==> flow/design.v <==
module slave_apb ( 
                   output reg [ 8-1 : 0 ]   prdata, 			 
                   output reg                         pready, 			 
                   output reg                         pslverr,			 
		   input                	      penable,                   
                   input                	      pwrite, 			 
                   input 	         	      psel,  			 
                   input                              pclk,   			 
                   input                	      presetn, 			 
                   input      [ 8-1 : 0 ]   paddr,  			 
                   input      [ 8-1 : 0 ]   pwdata 			 
                   );
  parameter         IDLE    = 2'd0;              				 
  parameter         SETUP   = 2'd1;
  parameter         ENABLE  = 2'd2;
  reg   [ 2-1 : 0 ]   pre_state;   					 
  reg   [ 2-1 : 0 ]   nxt_state;
  reg   [ 8-1 : 0 ]    mem [ 0 : 200 ]; 		 
  reg   [ 8-1 : 0 ]    prdata_c;
  reg pready_c;
  reg pslverr_c;
  reg mem_we_c;
  always @ ( posedge pclk or negedge presetn )
  	begin 
    	     if ( ! presetn )
      			pre_state <= IDLE;
    	     else 
      			pre_state <= nxt_state;
  	end 
  always @ ( * ) 
  	begin
    		prdata_c   = 8'd0;
    		pslverr_c  = 1'b0;
    		pready_c   = 1'b0;
    		mem_we_c   = 1'b0;
    	 	nxt_state  = IDLE;     
		case ( pre_state )
			IDLE   : begin  
          				if ( psel == 1 ) 
            					nxt_state = SETUP;
	        			else
          				     begin
            					nxt_state = IDLE;
  	        				prdata_c = 8'd0;
          				     end
        			end  
      		      SETUP  : begin  
          				nxt_state  = ENABLE;
        			end  
		     ENABLE : begin  
				    pready_c = psel;
						if ( psel == 1 )   
              						nxt_state    = SETUP;
            					else
              						nxt_state    = IDLE; 
		      		    if(paddr <= 200)
          				begin
            					pslverr_c      = 1'b0;
	         				 if(!pwrite)      
              						prdata_c     = mem [ paddr ];
            					else 
	            					mem_we_c     = psel;
          			        end  
				else
				        pslverr_c     = psel;
        		     end  
                  default : nxt_state = IDLE;
    endcase
  end  
  always @ ( posedge pclk )
  	if ( mem_we_c )
  		mem [ paddr ] <= pwdata;
  always @ ( posedge pclk or negedge presetn)
 	 begin
    		if ( ! presetn)
    			begin
      				prdata    <= 8'b0;
      				pready    <= 1'b0;
      				pslverr   <= 1'b0;
    			end  
    	     else
    		begin
      			pready  <= pready_c;
      		   if ( ( pre_state == ENABLE ) )
      			begin
        			prdata  <= prdata_c;
        			pslverr <= pslverr_c;
      			end
    		end
  	end
endmodule
Reports on slave_apb
Tool output for the design above, in the order of the flow.
Line numbers count from 1 in the design file above.
Operators carry their Yosys type and port widths (W data, S select, Z words).
Library cell names are shortened.
{"block": "inputs", "top_module": "slave_apb", "clock": "pclk", "lib": "sky130hd", "lib_corner": "tt_025C_1v80"}

Word level
Source: Yosys, flattened and elaborated, memories not mapped. Widths are those after wreduce; folded enables and synchronous resets count as part of the registers. Registers that Yosys merges into a memory's read port (data or address) are not register bits. Print and check cells do not count. Equal cells are merged and count once.
Yosys's memory passes give these memory sizes; they may raise the number of words (mostly to a power of two), join words into wider ones and drop unused or constant bits.
{"block": "bits", "inputBits": 21, "mem_count": 1, "word_cells": 22, "reg_bits": 12, "ram_bits": 1608, "output_inout_bits": 10}
{"block": "op_classes", "compare": 1, "n_eq": 2, "n_mux": 12, "n_reduce_logical": 2}
{"block": "mem_list", "memory": "mem", "size": 201, "width": 8, "read_ports": 1, "write_ports": 1, "line": 18, "source": "reg [ 8-1 : 0 ] mem [ 0 : 200 ];"}
{"block": "ops", "op": "$mux W8", "count": 4}
{"block": "ops", "op": "$le A8 B8 Y1 const B", "count": 1}
{"block": "ops", "op": "$mux W1", "count": 7}
{"block": "ops", "op": "$pmux W2 S2", "count": 1}
{"block": "ops", "op": "$eq A2 B1 Y1 const B", "count": 1}
{"block": "ops", "op": "$eq A2 B2 Y1 const B", "count": 1}
{"block": "ops", "op": "$logic_not A2 Y1", "count": 1}
{"block": "ops", "op": "$reduce_or A2 Y1", "count": 1}

Logic depth
Longest topological path by Yosys (ltp), each cell counted once; first at word level (registers and memories cut), then after technology mapping (sequential cells cut; the memories' decode and read muxes count).
{"block": "logic_depth", "ltp_word": 4, "ABC_AREA": 0, "depth_mapped": 12, "ltp_nobuf": 7}

Synthesis result
Yosys stat after the flow's synthesis: flattened, memories mapped to cells. It holds for the ABC_AREA given above (unset counts as 0); a run with the other value may have another netlist.
{"block": "synth_totals", "seqArea_mm2": 0.0486129, "synth_area_mm2": 0.0635047, "stdcells": 3110, "n_buf": 188, "ffs": 1621}
{"block": "types", "cell": "edfxtp_1", "count": 1608, "type_area_um2": 4.83E+04}
{"block": "types", "cell": "mux4_2", "count": 324, "type_area_um2": 7.3E+03}
{"block": "types", "cell": "mux2i_1", "count": 191, "type_area_um2": 1.91E+03}
{"block": "types", "cell": "nor2_1", "count": 217, "type_area_um2": 814.531}
{"block": "types", "cell": "nand2_1", "count": 141, "type_area_um2": 529.258}
{"block": "types", "cell": "a22oi_1", "count": 64, "type_area_um2": 480.461}
{"block": "types", "cell": "dfrtp_1", "count": 12, "type_area_um2": 300.288}
{"block": "types", "cell": "clkbuf_1", "count": 66, "type_area_um2": 247.738}
{"block": "types", "cell": "a211oi_1", "count": 32, "type_area_um2": 240.23}
{"block": "types", "cell": "buf_2", "count": 48, "type_area_um2": 240.23}
{"block": "types", "cell": "a21oi_1", "count": 46, "type_area_um2": 230.221}
{"block": "types", "cell": "nor2b_1", "count": 35, "type_area_um2": 218.96}
{"block": "types", "cell": "buf_6", "count": 19, "type_area_um2": 213.955}
{"block": "types", "cell": "nand3_1", "count": 41, "type_area_um2": 205.197}
{"block": "types", "cell": "o22ai_1", "count": 31, "type_area_um2": 193.936}
{"block": "types", "cell": "buf_8", "count": 11, "type_area_um2": 165.158}
{"block": "types", "cell": "buf_4", "count": 20, "type_area_um2": 150.144}
{"block": "types", "cell": "o2111ai_1", "count": 16, "type_area_um2": 140.134}
Not listed: further types 41, cells in them 188.

Timing after synthesis
Source: OpenSTA report_checks on the synthesized netlist (no wires, ideal clock, input and output delay 20% of the period each), path of least setup slack; recovery checks are left aside. Register names are those of the netlist, which keeps one name where synthesis merged equal registers.
{"block": "synth_path", "path_kind": "input port to flip-flop", "start": "input paddr[1]", "end": "memory mem[198][0]", "setup_ps": 371, "stages": 9, "clock_period_ps": 10000, "arrival_ps": 3824, "path_delay_ps": 2195, "t_first_pin_ps": 2000, "slack_ps": 5806, "t_required_ps": 9629, "n_path_buf": 6, "synth_period_reached_ps": 4194}
"path_delay_ps" = arrival - input delay + setup time.
"stages" counts driving pins, that of a launching flip-flop among them; a cell with two outputs on the path counts twice.
"synth_period_reached_ps" is the clock period less the worst setup slack; recovery checks do not enter. This is arithmetic on one report: input and output delays are still those of the set period (20% each).
The rows between start and end are the longest chain of elaborated cells between them; the timing report does not say that the signal goes this way. Where chains are equally long, one stands for them.
A line is the first line of the expression or statement that the cell stems from. Yosys adds cells for indexed reads and writes and turns some case tables into memories.
The path ends at the enable pin of a flip-flop; only ways to that pin are counted.
{"block": "synth_via", "path_cell_list": "buf_2 > buf_2 > buf_2 > buf_6 > buf_6 > nor2b_1 > nand2_1 > clkbuf_1 > nor2_1", "elab_chain_cells": 4}
{"block": "synth_lines", "item": "start, declared", "line": 10, "source": "input [ 8-1 : 0 ] paddr,"}
{"block": "synth_lines", "item": "$le A8 B8 Y1", "line": 56, "source": "if(paddr <= 200)"}
{"block": "synth_lines", "item": "$mux W1", "line": 56}
{"block": "synth_lines", "item": "$mux W1", "line": 37, "source": "case ( pre_state )"}
{"block": "synth_lines", "item": "$mux W8", "line": 71, "source": "if ( mem_we_c )"}
{"block": "synth_lines", "item": "end, declared", "line": 18, "source": "reg [ 8-1 : 0 ] mem [ 0 : 200 ];"}

Path in the finished layout
From the final timing report of entry A: the path of least setup slack in the routed layout; clock arrival at registers is part of the times.
The path's times are printed in steps of 10 ps; the period is the one set.
{"block": "layout_path", "path_kind": "input port to flip-flop", "start": "input paddr[3]", "end": "memory mem[193][3]", "clock_period_ps": 5460, "setup_ps": 380, "slack_ps": 1690, "t_first_pin_ps": 1090, "n_path_buf": 1, "arrival_ps": 4170, "t_required_ps": 5860, "stages": 7}
The rows between start and end are the longest chain of elaborated cells between them; the timing report does not say that the signal goes this way. Where chains are equally long, one stands for them.
The path ends at the enable pin of a flip-flop; only ways to that pin are counted.
{"block": "layout_via", "path_cell_list": "buf_2 > nor2b_1 > nand2_1 > a211o_1 > nand3_1 > nand4_1 > nor2_1", "elab_chain_cells": 4}
{"block": "layout_lines", "item": "start, declared", "line": 10, "source": "input [ 8-1 : 0 ] paddr,"}
{"block": "layout_lines", "item": "$le A8 B8 Y1", "line": 56, "source": "if(paddr <= 200)"}
{"block": "layout_lines", "item": "$mux W1", "line": 56}
{"block": "layout_lines", "item": "$mux W1", "line": 37, "source": "case ( pre_state )"}
{"block": "layout_lines", "item": "$mux W8", "line": 71, "source": "if ( mem_we_c )"}
{"block": "layout_lines", "item": "end, declared", "line": 18, "source": "reg [ 8-1 : 0 ] mem [ 0 : 200 ];"}

Memo
Re: implementation data of slave_apb

Record of 3 stored runs of the RTL-to-layout flow on slave_apb, platform sky130hd. The runs are unordered. Constraints: input delay and output delay 20% of the set period each, output load 0.01 pF.
By "clock_period_reached_ps" is meant the clock period of the run minus its worst setup slack. This is arithmetic on one report: input and output delays are still those of the set period (20% each).
By "worst_path_ps" is meant the share of the clock period that the worst setup path is allowed (20% is reserved at inputs, 20% at outputs), minus its slack. Clock arrival times at its registers enter into it.
By "power.total_uw" is meant OpenSTA's value without simulated activity: inputs other than the clock are taken to toggle once in ten clock periods, and the tool carries that through the logic.
"worst_path_ps" is known to 10 ps.

{"run": "entry A", "settings": { "CORE_UTILIZATION": 45, "PLACE_DENSITY": 0.6, "period_ns": 5.46, "CAP_MARGIN": 20, "CORE_MARGIN": 2, "SLEW_MARGIN": 20 }, "results": { "synth_area_mm2": 0.0635047, "worst_path_ps": 2680, "path_kind": "input port to flip-flop", "stdcell_area_mm2": 0.071137, "utilization_pct": 50.9, "total_die_area_mm2": 0.144142, "setup_tns_ps": 0, "hold_ws_ps": 352, "worst_setup_slack_ps": 1687, "power.total_uw": 25706, "clock_period_reached_ps": 3773 }}
{"run": "entry B", "settings": { "ABC_AREA": 1, "CORE_ASPECT_RATIO": 0.73, "CORE_UTILIZATION": 19, "GPL_ROUTABILITY_DRIVEN": 1, "GPL_TIMING_DRIVEN": 0, "MIN_ROUTING_LAYER": "met2", "PLACE_DENSITY_LB_ADDON": 0.28, "SLEW_MARGIN": 10, "period_ns": 3.82, "CAP_MARGIN": 20, "CORE_MARGIN": 2 }, "results": { "synth_area_mm2": 0.0670893, "worst_path_ps": 3210, "path_kind": "input port to flip-flop", "stdcell_area_mm2": 0.0804697, "utilization_pct": 22.9, "total_die_area_mm2": 0.35793, "setup_tns_ps": -8463, "hold_ws_ps": 240, "worst_setup_slack_ps": -153, "power.total_uw": 38597, "clock_period_reached_ps": 3973 }}
{"run": "entry C", "settings": { "CELL_PAD_IN_SITES_DETAIL_PLACEMENT": 1, "CORE_MARGIN": 4, "HOLD_SLACK_MARGIN": -0.08, "MIN_ROUTING_LAYER": "met2", "period_ns": 3.65, "CAP_MARGIN": 20, "CORE_UTILIZATION": 40, "SLEW_MARGIN": 20 }, "results": { "synth_area_mm2": 0.0635047, "worst_path_ps": 3180, "path_kind": "flip-flop to flip-flop", "stdcell_area_mm2": 0.0739897, "utilization_pct": 47.1, "total_die_area_mm2": 0.165202, "setup_tns_ps": 0, "hold_ws_ps": 362, "worst_setup_slack_ps": 473, "power.total_uw": 39308, "clock_period_reached_ps": 3177 }}
